==> flow/design.v <==
`default_nettype none
module fpu_16 (
    input logic [15:0] a,
    input logic [15:0] b_ori,
    input logic [3:0] sel,
    output logic [15:0] y
);
    logic [4:0] max_exp; 
    logic [4:0] min_exp; 
    logic a_nan, b_nan, a_inf, b_inf, a_0, b_0;
    logic [15:0] g, s;
    logic [14:0] ext_g_mantisa, ext_s_mantisa, ext_y_mantisa, ext_y_mantisa_nor;
    logic [11:0] ext_y_mantisa_round;
    logic over_underflow;
    logic [4:0] y_exp_nor;
    logic [4:0] a_exp_c, b_exp_c, y_exp_c, y_exp_c_nor, y_exp_c_round;
    logic a_exp_neg, b_exp_neg, y_exp_neg, y_exp_neg_nor, y_exp_neg_round, sticky;
    logic [21:0] temp_product, product_nor;
    logic [11:0] product_round;
    logic [9:0] y_product_mantisa;
    logic [15:0] b;
    assign b = (sel == 4'b0010)? {~b_ori[15], b_ori[14:0]} : {b_ori[15], b_ori[14:0]};
    assign max_exp = 5'b11110;
    assign min_exp = 5'b00001;
    assign a_nan = (a[14:10]==5'b11111 && a[9:0]!=10'd0);
    assign b_nan = (b[14:10]==5'b11111 && b[9:0]!=10'd0);
    assign a_inf = (a[14:10]==5'b11111 && a[9:0]==10'd0);
    assign b_inf = (b[14:10]==5'b11111 && b[9:0]==10'd0);
    assign a_0 = (a[14:10]==5'd0);
    assign b_0 = (b[14:10]==5'd0);
    always_comb begin
        g = 'd0;
        s = 'd0;
        ext_g_mantisa = 'd0;
        ext_s_mantisa = 'd0;
        ext_y_mantisa = 'd0;
        ext_y_mantisa_nor = 'd0;
        ext_y_mantisa_round = 'd0;
        over_underflow = 'd0;
        y_exp_nor = 'd0;
        a_exp_c = 'd0;
        b_exp_c = 'd0;
        y_exp_c = 'd0;
        y_exp_c_nor = 'd0;
        y_exp_c_round = 'd0;
        a_exp_neg = 'd0;
        b_exp_neg = 'd0;
        y_exp_neg = 'd0;
        y_exp_neg_nor = 'd0;
        y_exp_neg_round = 'd0;
        sticky = 'd0;
        temp_product = 'd0;
        product_nor = 'd0;
        product_round = 'd0;
        y_product_mantisa = 'd0;
        y = 'd0;
        if (a_nan || b_nan) y = 16'hFFFF;
        else if (a_inf&&b_inf&&(a[15]!=b[15])&&sel[1:0]>'d0) y = 16'hFFFF;
        else if (a_inf && sel[1:0]>'d0) y = a;
        else if (b_inf && sel[1:0]>'d0) y = b;
        else if ((a_inf || b_inf) && sel[3:2]>'d0 && a[15]==b[15]) y = 16'b0111110000000000;
        else if ((a_inf || b_inf) && sel[3:2]>'d0 && a[15]!=b[15]) y = 16'b1111110000000000;
        else if (a_0 && b_0 && sel[1:0]>'d0) y = 16'd0;
        else if (a_0 && sel[1:0]>='b01) y = b;
        else if (a_0 && sel[3:2]>'d0) y = 16'd0;
        else if (b_0 && sel[1:0]=='b01) y = a;
        else if (b_0 && sel[1:0]=='b10) y = {~a[15], a[14:0]};
        else if (b_0 && sel[3:2]>'d0) y = 16'd0;
        else if (a[15]!=b[15]&&a[14:0]==b[14:0]&& sel[1:0]>'d0) y = 'd0;
        else if (sel[1:0]>'d0) begin
            if (a[14:10]==b[14:10]) begin
                if (a[9:0] > b[9:0]) begin
                    g = a;
                    s = b;
                end
                else begin
                    g = b;
                    s = a;
                end
                ext_g_mantisa = {2'b01,g[9:0],3'b000};
                ext_s_mantisa = {2'b01,s[9:0],3'b000};
                if (g[15]!=s[15]) ext_y_mantisa = ext_g_mantisa-ext_s_mantisa;
                else ext_y_mantisa = ext_g_mantisa+ext_s_mantisa;
            end
            else begin
                if (a[14:10] > b[14:10]) begin
                    g = a;
                    s = b;
                end
                else begin
                    g = b;
                    s = a;
                end
                ext_g_mantisa = {2'b01,g[9:0],3'b000};
                ext_s_mantisa[14:1]={2'b01,s[9:0],2'b00}>>(g[14:10]-s[14:10]);
                if (g[14:10]-s[14:10] == 5'd1) ext_s_mantisa[0] = 0;
                else if (g[14:10]-s[14:10] == 'd2) ext_s_mantisa[0] = 0;
                else if (g[14:10]-s[14:10] == 'd3 && s[0]>1'd0) 
                        ext_s_mantisa[0] = 1;
                else if (g[14:10]-s[14:10] == 'd4 && s[1:0]>2'd0) 
                        ext_s_mantisa[0] = 1;
                else if (g[14:10]-s[14:10] == 'd5 && s[2:0]>3'd0) 
                        ext_s_mantisa[0] = 1;
                else if (g[14:10]-s[14:10] == 'd6 && s[3:0]>4'd0) 
                        ext_s_mantisa[0] = 1;
                else if (g[14:10]-s[14:10] == 'd7 && s[4:0]>5'd0) 
                        ext_s_mantisa[0] = 1;
                else if (g[14:10]-s[14:10] == 'd8 && s[5:0]>6'd0) 
                        ext_s_mantisa[0] = 1;
                else if (g[14:10]-s[14:10] == 'd9 && s[6:0]>7'd0) 
                        ext_s_mantisa[0] = 1;
                else if (g[14:10]-s[14:10] == 'd10 && s[7:0]>'d0) 
                        ext_s_mantisa[0] = 1;
                else if (g[14:10]-s[14:10] > 'd10) ext_s_mantisa[0] = 1;
                else ext_s_mantisa[0] = 0;
                if (g[15]!=s[15]) ext_y_mantisa = ext_g_mantisa-ext_s_mantisa;
                else ext_y_mantisa = ext_g_mantisa+ext_s_mantisa;
            end
            if (ext_y_mantisa[14]==1) begin
                if (g[14:10] < max_exp) begin
                    over_underflow = 0;
                    y_exp_nor = g[14:10]+1;
                    ext_y_mantisa_nor[14:1] = ext_y_mantisa[14:1] >> 1;
                    ext_y_mantisa_nor[0]=ext_y_mantisa[1]|ext_y_mantisa[0];
                end
                else begin
                    over_underflow = 1;
                    y[15] = g[15];
                    y[14:10] = 5'b11111;
                    y[9:0] = 10'd0;
                end
            end
            else if (ext_y_mantisa[13]==1) begin
                over_underflow = 0;
                y_exp_nor = g[14:10];
                ext_y_mantisa_nor = ext_y_mantisa;
            end
            else if (ext_y_mantisa[12]==1) begin
                if (g[14:10] > min_exp) begin
                    over_underflow = 0;
                    y_exp_nor = g[14:10]-'d1;
                    ext_y_mantisa_nor = ext_y_mantisa <<< 'd1;
                end
                else begin
                    over_underflow = 1;
                    y[15] = g[15];
                    y[14:0] = 'd0;
                end
            end
            else if (ext_y_mantisa[11]==1) begin
                if (g[14:10] > min_exp+'d1) begin
                    over_underflow = 0;
                    y_exp_nor = g[14:10]-'d2;
                    ext_y_mantisa_nor = ext_y_mantisa <<< 'd2;
                end
                else begin
                    over_underflow = 1;
                    y[15] = g[15];
                    y[14:0] = 'd0;
                end
            end
            else if (ext_y_mantisa[10]==1) begin
                if (g[14:10] > min_exp+'d2) begin
                    over_underflow = 0;
                    y_exp_nor = g[14:10]-'d3;
                    ext_y_mantisa_nor = ext_y_mantisa <<< 'd3;
                end
                else begin
                    over_underflow = 1;
                    y[15] = g[15];
                    y[14:0] = 'd0;
                end
            end
            else if (ext_y_mantisa[9]==1) begin
                if (g[14:10] > min_exp+'d3) begin
                    over_underflow = 0;
                    y_exp_nor = g[14:10]-'d4;
                    ext_y_mantisa_nor = ext_y_mantisa <<< 'd4;
                end
                else begin
                    over_underflow = 1;
                    y[15] = g[15];
                    y[14:0] = 'd0;
                end
            end
            else if (ext_y_mantisa[8]==1) begin
                if (g[14:10] > min_exp+'d4) begin
                    over_underflow = 0;
                    y_exp_nor = g[14:10]-'d5;
                    ext_y_mantisa_nor = ext_y_mantisa <<< 'd5;
                end
                else begin
                    over_underflow = 1;
                    y[15] = g[15];
                    y[14:0] = 'd0;
                end
            end
            else if (ext_y_mantisa[7]==1) begin
                if (g[14:10] > min_exp+'d5) begin
                    over_underflow = 0;
                    y_exp_nor = g[14:10]-'d6;
                    ext_y_mantisa_nor = ext_y_mantisa <<< 'd6;
                end
                else begin
                    over_underflow = 1;
                    y[15] = g[15];
                    y[14:0] = 'd0;
                end
            end
            else if (ext_y_mantisa[6]==1) begin
                if (g[14:10] > min_exp+'d6) begin
                    over_underflow = 0;
                    y_exp_nor = g[14:10]-'d7;
                    ext_y_mantisa_nor = ext_y_mantisa <<< 'd7;
                end
                else begin
                    over_underflow = 1;
                    y[15] = g[15];
                    y[14:0] = 'd0;
                end
            end
            else if (ext_y_mantisa[5]==1) begin
                if (g[14:10] > min_exp+'d7) begin
                    over_underflow = 0;
                    y_exp_nor = g[14:10]-'d8;
                    ext_y_mantisa_nor = ext_y_mantisa <<< 'd8;
                end
                else begin
                    over_underflow = 1;
                    y[15] = g[15];
                    y[14:0] = 'd0;
                end
            end
            else if (ext_y_mantisa[4]==1) begin
                if (g[14:10] > min_exp+'d8) begin
                    over_underflow = 0;
                    y_exp_nor = g[14:10]-'d9;
                    ext_y_mantisa_nor = ext_y_mantisa <<< 'd9;
                end
                else begin
                    over_underflow = 1;
                    y[15] = g[15];
                    y[14:0] = 'd0;
                end
            end
            else if (ext_y_mantisa[3]==1) begin
                if (g[14:10] > min_exp+'d9) begin
                    over_underflow = 0;
                    y_exp_nor = g[14:10]-'d10;
                    ext_y_mantisa_nor = ext_y_mantisa <<< 'd10;
                end
                else begin
                    over_underflow = 1;
                    y[15] = g[15];
                    y[14:0] = 'd0;
                end
            end
            else begin
                if (g[14:10] > min_exp+'d10) begin
                    over_underflow = 0;
                    y_exp_nor = g[14:10]-'d11;
                    ext_y_mantisa_nor = ext_y_mantisa <<< 'd11;
                end
                else begin
                    over_underflow = 1;
                    y[15] = g[15];
                    y[14:0] = 'd0;
                end
            end
            if (~over_underflow) begin
                if (ext_y_mantisa_nor[2:0] > 3'b100 || 
                    (ext_y_mantisa_nor[2:0] == 3'b100 && 
                    ext_y_mantisa_nor[3] == 1'b1)) begin
                    ext_y_mantisa_round = ext_y_mantisa_nor[14:3]+'d1;
                    if (ext_y_mantisa_round[11]==1) begin
                        if (y_exp_nor < max_exp) begin
                            y[15] = g[15];
                            y[14:10] = y_exp_nor+'d1;
                            y[9:0] = ext_y_mantisa_round[10:1];  
                        end
                        else begin
                            y[15] = g[15];
                            y[14:10] = 5'b11111;
                            y[9:0] = 10'd0;
                        end
                    end
                    else begin
                        y[15] = g[15];
                        y[14:10] = y_exp_nor;
                        y[9:0] = ext_y_mantisa_round[9:0];
                    end
                end
                else begin
                    ext_y_mantisa_round = ext_y_mantisa_nor[14:3];
                    y[15] = g[15];
                    y[14:10] = y_exp_nor;
                    y[9:0] = ext_y_mantisa_round[9:0];
                end
            end
        end
        else begin
            y[15] = (a[15]==b[15]) ? 0 : 1;
            if (a[14:10] < 5'd15 && b[14:10] < 5'd15) begin
                a_exp_neg = 1;
                b_exp_neg = 1;
                a_exp_c = 5'd15-a[14:10];
                b_exp_c = 5'd15-b[14:10];
            end
            else if (a[14:10] < 5'd15 && b[14:10] >= 5'd15) begin
                a_exp_neg = 1;
                b_exp_neg = 0;
                a_exp_c = 5'd15-a[14:10];
                b_exp_c = b[14:10]-5'd15;
            end
            else if (a[14:10] >= 5'd15 && b[14:10] < 5'd15) begin
                a_exp_neg = 0;
                b_exp_neg = 1;
                a_exp_c = a[14:10]-5'd15;
                b_exp_c = 5'd15-b[14:10];
            end
            else begin
                a_exp_neg = 0;
                b_exp_neg = 0;
                a_exp_c = a[14:10]-5'd15;
                b_exp_c = b[14:10]-5'd15;
            end
            if (a_exp_neg && b_exp_neg) begin
                y_exp_neg = 1;
                y_exp_c = a_exp_c+b_exp_c;
            end
            else if (a_exp_neg && ~b_exp_neg && b_exp_c >= a_exp_c) begin
                y_exp_neg = 0;
                y_exp_c = b_exp_c-a_exp_c;
            end
            else if (a_exp_neg && ~b_exp_neg && b_exp_c < a_exp_c) begin
                y_exp_neg = 1;
                y_exp_c = a_exp_c-b_exp_c;
            end
            else if (~a_exp_neg && b_exp_neg && a_exp_c >= b_exp_c) begin
                y_exp_neg = 0;
                y_exp_c = a_exp_c-b_exp_c;
            end
            else if (~a_exp_neg && b_exp_neg && a_exp_c < b_exp_c) begin
                y_exp_neg = 1;
                y_exp_c = b_exp_c-a_exp_c;
            end
            if (~a_exp_neg && ~b_exp_neg) begin
                y_exp_neg = 0;
                y_exp_c = a_exp_c+b_exp_c;
            end
            temp_product = {1'b1,a[9:0]}*{1'b1,b[9:0]};
            if (temp_product[21]==1'b1) begin
                product_nor = temp_product >> 1;
                if (y_exp_neg) y_exp_c_nor = y_exp_c-5'd1;
                else y_exp_c_nor = y_exp_c+5'd1;
                if (y_exp_c_nor == 5'd0) y_exp_neg_nor = 0;
                else y_exp_neg_nor = y_exp_neg;
            end
            else begin
                product_nor = temp_product;
                y_exp_c_nor = y_exp_c;
                y_exp_neg_nor = y_exp_neg;
            end
            sticky = (temp_product[7:0]>=8'd1) ? 1 : 0;
            if ({product_nor[9:8],sticky} > 3'b100 ||
                ({product_nor[9:8],sticky}==3'b100 &&
                 product_nor[12] == 1)) begin
                product_round = product_nor[21:10]+1;
                if (product_round[11]==1) begin
                    y_product_mantisa = product_round[10:1];
                    if (y_exp_neg_nor) y_exp_c_round = y_exp_c_nor-5'd1;
                    else y_exp_c_nor = y_exp_c-5'd1;
                    if (y_exp_c_round == 5'd0) y_exp_neg_round = 0;
                    else y_exp_neg_round = y_exp_neg_nor;
                end
                else begin
                    y_product_mantisa = product_round[9:0];
                    y_exp_c_round = y_exp_c_nor;
                    y_exp_neg_round = y_exp_neg_nor;
                end
            end
            else begin
                product_round = product_nor[21:10];
                y_product_mantisa = product_round[9:0];
                y_exp_c_round = y_exp_c_nor;
                y_exp_neg_round = y_exp_neg_nor;
            end
            if (y_exp_neg_round && y_exp_c_round > 5'd14) begin
                y[14:0] = 15'd0;
            end
            else if (y_exp_neg_round && y_exp_c_round <= 5'd14) begin
                y[14:10] = 5'd15 - y_exp_c_round;
                y[9:0] = y_product_mantisa;
            end
            else if (~y_exp_neg_round && y_exp_c_round > (max_exp-5'd15))begin
                y[14:10] = 5'b11111;
                y[9:0] = 10'd0;
            end
            else begin
                y[14:10] = y_exp_c_round+5'd15;
                y[9:0] = y_product_mantisa;
            end
        end
    end
endmodule : fpu_16
module input_16(
    input logic clock, reset,
    input logic [9:0] data_in,
    output logic [15:0] num1, num2,
    output logic [3:0] op,
    output logic start
);
    logic count;
    always_ff @(posedge clock or posedge reset) begin
        if (reset) begin
            num1 <= 'd0;
            num2 <= 'd0;
            op <= 'd0;
            start <= 0;
            count <= 'd0;
        end
        else if (data_in[1:0] == 2'b01) begin
            if (count == 0) begin
                num1[7:0] <= data_in[9:2];
                count <= 1;
            end
            else begin
                num1[15:8] <= data_in[9:2];
                count <= 0;
            end
        end
        else if (data_in[1:0] == 2'b10) begin
            if (count == 0) begin
                num2[7:0] <= data_in[9:2];
                count <= 1;
            end
            else begin
                num2[15:8] <= data_in[9:2];
                count <= 0;
            end
        end
        else if (data_in[1:0] == 2'b11) begin
            op <= data_in[5:2];
            start <= 'd1;
        end
        else if (start)
            start <= 0;
    end
endmodule: input_16
module output_16(
    input logic clock, reset,
    input logic [15:0] ans,
    input logic done_calc,
    output logic [9:0] data_out
);
    logic count;
    always_ff @(posedge clock or posedge reset) begin
        if (reset) begin
            data_out <= 'd0;
            count <= 0;
        end
        else if (done_calc) begin
            data_out[9:2] <= ans[15:8];
            data_out[1:0] <= 2'b11;
            count <= 1;
        end
        else if (count) begin
            data_out[9:2] <= ans[7:0];
            data_out[1:0] <= 2'b11;
            count <= 0;
        end
        else
            data_out <= 'd0;
    end
endmodule: output_16
module top(
    input logic clock, reset,
    input logic [9:0] inp,
    output logic [9:0] out
);
    logic [15:0] a, b, y;
    logic [3:0] sel;
    logic signal;
    input_16 in1(.clock, .reset, .data_in(inp), .num1(a), .num2(b), .op(sel), .start(signal));
    fpu_16 calc(.a, .b_ori(b), .sel, .y);
    output_16 out1(.clock, .reset, .ans(y), .done_calc(signal), .data_out(out));
endmodule
---- Reports on top ----
Tool output for the design above, in the order of the flow.
Line numbers count from 1 in the design file above.
Library cell names are shortened.
The mark - stands for no value.
inputs
  design top .............................. top
  clock input ............................. clock
  library ................................. sky130hd
  timing corner ........................... tt_025C_1v80

---- Word-level counts ----
Yosys after proc, flatten, opt, wreduce and memory -nomap, before mapping. Memory bits, and registers merged into a memory's read port (data or address), are not among the register bits. Print and check cells are not counted.
cells by class
  $add $sub $neg .......................... 33
  multipliers ............................. 1
  order comparisons ....................... 41
  equal/unequal tests ..................... 26
  shifts and indexed selects .............. 1
  multiplexer cells ....................... 521
  bitwise gates (word level) .............. 9
  reduce/logical cells .................... 64
operators by type and width
  cell                                                                       number
  16-bit 2-to-1 mux                                                          106
  5-bit 2-to-1 mux                                                           161
  15-bit 2-to-1 mux                                                          45
  22-bit 2-to-1 mux                                                          14
  11-bit by 11-bit multiplier with 22-bit output                             1
  1-bit 2-to-1 mux                                                           171
  14-bit 2-to-1 mux                                                          11
  32-bit by 3-bit == test with 1-bit output with constant B                  4
  32-bit by 4-bit == test with 1-bit output with constant B                  3
  10-bit 2-to-1 mux                                                          7
  32-bit by 2-bit == test with 1-bit output with constant B                  2
  1-bit logical AND                                                          45
  32-bit by 4-bit greater-than comparator with 1-bit output with constant B  1
  5-bit by 4-bit subtractor with 5-bit output with constant B                6
  5-bit by 4-bit greater-than comparator with 1-bit output with constant B   6
  12-bit by 1-bit adder with 12-bit output with constant B                   2
  21-bit 2-to-1 mux                                                          1
  10-bit logical NOT                                                         2
  10-bit nonzero test                                                        2
  5-bit by 3-bit subtractor with 5-bit output with constant B                4
  5-bit by 3-bit greater-than comparator with 1-bit output with constant B   4
  5-bit logical NOT                                                          4
  8-bit 2-to-1 mux                                                           2
  14-bit by 14-bit adder with 15-bit output                                  1
  14-bit by 14-bit subtractor with 15-bit output                             1
  14-bit by 15-bit adder with 15-bit output                                  1
  14-bit by 15-bit subtractor with 15-bit output                             1
  15-bit == test                                                             1
Other operator kinds: 46; their cells: 87.
bit counts
  flip-flop bits (word level) ............. 49
  input bits .............................. 12
  output and inout port bits .............. 10
  word-level cells ........................ 705

---- Depth ----
Longest topological path by Yosys (ltp), each cell counted once; first at word level (registers and memories cut), then after technology mapping (sequential cells cut; the memories' decode and read muxes count).
logic depth
  depth after elaboration ................. 133
  ABC_AREA ................................ 0
  gate-level depth with buffers ........... 46

---- Synthesis result ----
Source: synth_stat.txt of the flow (Yosys; design flattened, memories mapped). It holds for the ABC_AREA given above (unset counts as 0); a run with the other value may have another netlist.
synthesis totals
  mapped cells ............................ 2303
  chip area (Yosys) ....................... 0.0164983 mm²
  area of sequential cells ................ 0.0012012 mm²
  flip-flop cells ......................... 48
  buffers ................................. 134
cell types
  cell      number  area in all (µm²)
  ha_1      157     1.96E+03
  fa_1      86      1.72E+03
  dfrtp_1   48      1.2E+03
  nand2_1   235     882.096
  nor2_1    226     848.314
  a21oi_1   169     845.811
  o21ai_0   144     720.691
  inv_1     175     656.88
  nand3_1   81      405.389
  xnor2_1   46      402.886
  clkbuf_1  107     401.635
  mux2_2    35      394.128
  and2_1    57      356.592
  nor3_1    64      320.307
  a211oi_1  32      240.23
  a31oi_1   35      218.96
  a21o_1    29      217.709
  o221ai_1  24      210.202
Other cell types: 88; their cells: 553.
By module: a second synthesis without flattening, with its own total; a netlist apart from the flattened one above.
second synthesis, totals
  cells (unflattened synthesis) ........... 2282
  area (unflattened synthesis) ............ 0.0167636 mm²
Each row is one instance without its submodules.
by module
  module     times used  cells  area (mm²)
  fpu_16     1           2166   0.0148993
  input_16   1           89     0.0014939
  output_16  1           27     0.0003704
  top        1           0      0

---- Worst setup path after synthesis ----
Source: OpenSTA report_checks on the synthesized netlist (no wires, ideal clock, input and output delay 20% of the period each), path of least setup slack; recovery checks are left aside. Register names are those of the netlist, which keeps one name where synthesis merged equal registers.
timing path post-synthesis
  path kind ............................... register -> register
  start point ............................. reg in1.num2[14]
  end point ............................... reg out1.data_out[3]
  clock period ............................ 8.0 ns
  setup time .............................. 0.140 ns
  launch time at the first pin ............ 0.000 ns
  data arrival time ....................... 8.768 ns
  slack ................................... -0.908 ns
  path delay .............................. 8.908 ns
  stages .................................. 39
  buffers on the path ..................... 6
  synthesis period reached ................ 8.908 ns
"path delay" = arrival - input delay + setup time.
"stages": output pins that drive a net of the path, with the launching flip-flop's if there is one; two outputs of one cell count as two.
"synthesis period reached" = period - worst setup slack (recovery checks aside). The figure is calculated, with input and output delays left at 20% of the set period.
The rows between start and end are the longest chain of elaborated cells between them; the timing report does not say that the signal goes this way. Where chains are equally long, one stands for them.
A line is the first line of the expression or statement that the cell stems from. Yosys adds cells for indexed reads and writes and turns some case tables into memories.
A register here has more assigning lines than the two given.
between the ends, post-synthesis
  cells stage by stage .................... dfrtp_1 -> clkbuf_1 -> inv_1 -> ha_1 -> nand4_4 -> o221ai_2 -> buf_2 -> nand2_1 -> a22oi_2 -> ha_1 -> clkbuf_1 -> buf_1 -> clkbuf_1 -> mux4_2 -> a211oi_1 -> a31oi_1 -> or2_2 -> ha_1 -> [... 3 more ...] -> o21ai_0 -> nand3_1 -> o21a_1 -> o221ai_1 -> o211ai_1 -> o21ai_0 -> a211o_1 -> nor3_1 -> a21oi_1 -> o31ai_1 -> nand4_1 -> nand3_1 -> or3b_4 -> nor4_4 -> o31ai_1 -> and4_1 -> o311ai_1 -> nand4_1
  length of the longest elaborated chain .. 132
RTL lines, path post-synthesis
  item                                                   line  RTL
  start: declaration                                     409   output logic [15:0] num1, num2,
  start: assignment                                      417   num2 <= 'd0;
  start: assignment                                      438   num2[15:8] <= data_in[9:2];
  16-bit 2-to-1 mux                                      22    assign b = (sel == 4'b0010)? {~b_ori[15], b_ori[14:0]} : {b_ori[15], b_ori[14:0]};
  5-bit by 4-bit less-than comparator with 1-bit output  315   else if (a[14:10] >= 5'd15 && b[14:10] < 5'd15) begin
  1-bit logical AND                                      315
  5-bit 2-to-1 mux                                       315
  5-bit 2-to-1 mux                                       309   else if (a[14:10] < 5'd15 && b[14:10] >= 5'd15) begin
  5-bit 2-to-1 mux                                       303   if (a[14:10] < 5'd15 && b[14:10] < 5'd15) begin
  5-bit 2-to-1 mux                                       70    else if (sel[1:0]>'d0) begin
  [... 118 more ...]                                     -
  16-bit 2-to-1 mux                                      61    else if ((a_inf || b_inf) && sel[3:2]>'d0 && a[15]==b[15]) y = 16'b0111110000000000;
  16-bit 2-to-1 mux                                      60    else if (b_inf && sel[1:0]>'d0) y = b;
  16-bit 2-to-1 mux                                      59    else if (a_inf && sel[1:0]>'d0) y = a;
  16-bit 2-to-1 mux                                      58    else if (a_inf&&b_inf&&(a[15]!=b[15])&&sel[1:0]>'d0) y = 16'hFFFF;
  16-bit 2-to-1 mux                                      57    if (a_nan || b_nan) y = 16'hFFFF;
  8-bit 2-to-1 mux                                       467   else if (count) begin
  8-bit 2-to-1 mux                                       462   else if (done_calc) begin
  end: assignment                                        463   data_out[9:2] <= ans[15:8];
  end: assignment                                        468   data_out[9:2] <= ans[7:0];
  end: declaration                                       454   output logic [9:0] data_out

---- Worst path after layout ----
From the final timing report of run B: the path of least setup slack in the routed layout; clock arrival at registers is part of the times.
timing path post-layout
  path kind ............................... register -> register
  start point ............................. reg in1.num2[14]
  end point ............................... reg out1.data_out[5]
  clock period ............................ 5.74 ns
  setup time .............................. 0.14 ns
  launch time at the first pin ............ 0.30 ns
  data arrival time ....................... 8.39 ns
  slack ................................... -2.49 ns
  stages .................................. 43
  buffers on the path ..................... 7
The rows between start and end are the longest chain of elaborated cells between them; the timing report does not say that the signal goes this way. Where chains are equally long, one stands for them.
A register here has more assigning lines than the two given.
between the ends, post-layout
  cells stage by stage .................... dfrtp_1 -> buf_8 -> inv_8 -> ha_4 -> nand4_4 -> o221ai_4 -> buf_8 -> nand2_8 -> a22oi_2 -> ha_4 -> buf_8 -> buf_8 -> clkbuf_16 -> mux4_2 -> a211oi_2 -> a31oi_1 -> or2_4 -> ha_4 -> [... 7 more ...] -> a211oi_4 -> nand3_2 -> buf_6 -> a211oi_4 -> buf_4 -> nand3_2 -> o211ai_1 -> o22ai_2 -> inv_2 -> ha_4 -> inv_2 -> a211oi_4 -> nand3_2 -> xnor2_2 -> nand3b_1 -> nand2b_1 -> a311oi_2 -> o221ai_2
  length of the longest elaborated chain .. 132
RTL lines, path post-layout
  item                                                   line  RTL
  start: declaration                                     409   output logic [15:0] num1, num2,
  start: assignment                                      417   num2 <= 'd0;
  start: assignment                                      438   num2[15:8] <= data_in[9:2];
  16-bit 2-to-1 mux                                      22    assign b = (sel == 4'b0010)? {~b_ori[15], b_ori[14:0]} : {b_ori[15], b_ori[14:0]};
  5-bit by 4-bit less-than comparator with 1-bit output  315   else if (a[14:10] >= 5'd15 && b[14:10] < 5'd15) begin
  1-bit logical AND                                      315
  5-bit 2-to-1 mux                                       315
  5-bit 2-to-1 mux                                       309   else if (a[14:10] < 5'd15 && b[14:10] >= 5'd15) begin
  5-bit 2-to-1 mux                                       303   if (a[14:10] < 5'd15 && b[14:10] < 5'd15) begin
  5-bit 2-to-1 mux                                       70    else if (sel[1:0]>'d0) begin
  [... 118 more ...]                                     -
  16-bit 2-to-1 mux                                      61    else if ((a_inf || b_inf) && sel[3:2]>'d0 && a[15]==b[15]) y = 16'b0111110000000000;
  16-bit 2-to-1 mux                                      60    else if (b_inf && sel[1:0]>'d0) y = b;
  16-bit 2-to-1 mux                                      59    else if (a_inf && sel[1:0]>'d0) y = a;
  16-bit 2-to-1 mux                                      58    else if (a_inf&&b_inf&&(a[15]!=b[15])&&sel[1:0]>'d0) y = 16'hFFFF;
  16-bit 2-to-1 mux                                      57    if (a_nan || b_nan) y = 16'hFFFF;
  8-bit 2-to-1 mux                                       467   else if (count) begin
  8-bit 2-to-1 mux                                       462   else if (done_calc) begin
  end: assignment                                        463   data_out[9:2] <= ans[15:8];
  end: assignment                                        468   data_out[9:2] <= ans[7:0];
  end: declaration                                       454   output logic [9:0] data_out

Design top on sky130hd. What follows are 5 stored runs of the flow, each under its own settings; their order means nothing. The constraints put input and output delay at 20% of the set period each and load the outputs with 0.01 pF.
"period reached" is the run's clock period less its worst setup slack. It is reckoned from that one timing run; input and output delays stay at 20% of the period that was set.
"time used up by the worst setup path" is the time allowed to the run's worst setup path (the clock period less input and output delay, where it has them) less its slack. Clock arrival times count: a late capture clock shortens it, a late launch clock lengthens it.

---- run A ----
settings
  CAP_MARGIN = 5
  CORE_MARGIN = 5
  CORE_UTILIZATION = 69
  HOLD_SLACK_MARGIN = 0.07
  MAX_ROUTING_LAYER = met4
  PLACE_DENSITY_LB_ADDON = 0.01
  SETUP_SLACK_MARGIN = 1.9
  SLEW_MARGIN = 5
  period_ns = 7.49
results
  no results, routing failed with GRT-0232

---- run B ----
settings
  ABC_AREA = 0
  CAP_MARGIN = 25
  CELL_PAD_IN_SITES_DETAIL_PLACEMENT = 1
  CELL_PAD_IN_SITES_GLOBAL_PLACEMENT = 0
  CORE_MARGIN = 5
  CORE_UTILIZATION = 36
  CTS_CLUSTER_DIAMETER = 77
  GPL_ROUTABILITY_DRIVEN = 0
  GPL_TIMING_DRIVEN = 0
  HOLD_SLACK_MARGIN = 0.07
  MIN_ROUTING_LAYER = met1
  PLACE_DENSITY_LB_ADDON = 0.04
  SLEW_MARGIN = 10
  period_ns = 5.74
results
  post-route worst hold slack ............. 0.550 ns
  worst slack on setup checks ............. -2.488 ns
  period reached .......................... 8.228 ns
  total negative slack on setup checks .... -19.522 ns
  area of the standard cells in the finished layout .. 0.021074 mm²
  full die area ........................... 0.0502096 mm²
  time used up by the worst setup path .... 8.23 ns
  critical path type ...................... register -> register
  utilization after routing ............... 46.4%
  cell area after synthesis ............... 0.0164983 mm²

---- run C ----
settings
  HOLD_SLACK_MARGIN = 0.26
  MAX_ROUTING_LAYER = met4
  period_ns = 8.0
  CAP_MARGIN = 20
  CORE_MARGIN = 2
  CORE_UTILIZATION = 40
  SLEW_MARGIN = 20
results
  post-route worst hold slack ............. 0.542 ns
  worst slack on setup checks ............. 0.191 ns
  period reached .......................... 7.809 ns
  total negative slack on setup checks .... 0.000 ns
  area of the standard cells in the finished layout .. 0.0207261 mm²
  full die area ........................... 0.0428863 mm²
  time used up by the worst setup path .... 7.81 ns
  critical path type ...................... register -> register
  utilization after routing ............... 50.9%
  cell area after synthesis ............... 0.0164983 mm²

---- run D ----
settings
  CORE_UTILIZATION = 29
  period_ns = 7.86
  CAP_MARGIN = 20
  CORE_MARGIN = 2
  SLEW_MARGIN = 20
results
  post-route worst hold slack ............. 0.547 ns
  worst slack on setup checks ............. 0.204 ns
  period reached .......................... 7.656 ns
  total negative slack on setup checks .... 0.000 ns
  area of the standard cells in the finished layout .. 0.0218497 mm²
  full die area ........................... 0.0588135 mm²
  time used up by the worst setup path .... 7.66 ns
  critical path type ...................... register -> register
  utilization after routing ............... 38.8%
  cell area after synthesis ............... 0.0164983 mm²

---- run E ----
settings
  CELL_PAD_IN_SITES_GLOBAL_PLACEMENT = 1
  CORE_ASPECT_RATIO = 0.74
  CORE_UTILIZATION = 29
  CTS_CLUSTER_DIAMETER = 116
  MIN_ROUTING_LAYER = met1
  PLACE_DENSITY_LB_ADDON = 0.14
  SETUP_SLACK_MARGIN = 2.27
  SLEW_MARGIN = 20
  period_ns = 11.1
  CAP_MARGIN = 20
  CORE_MARGIN = 2
results
  post-route worst hold slack ............. 0.542 ns
  worst slack on setup checks ............. 2.474 ns
  period reached .......................... 8.626 ns
  total negative slack on setup checks .... 0.000 ns
  area of the standard cells in the finished layout .. 0.0186679 mm²
  full die area ........................... 0.0588361 mm²
  time used up by the worst setup path .... 8.63 ns
  critical path type ...................... register -> register
  utilization after routing ............... 33.0%
  cell area after synthesis ............... 0.0164983 mm²
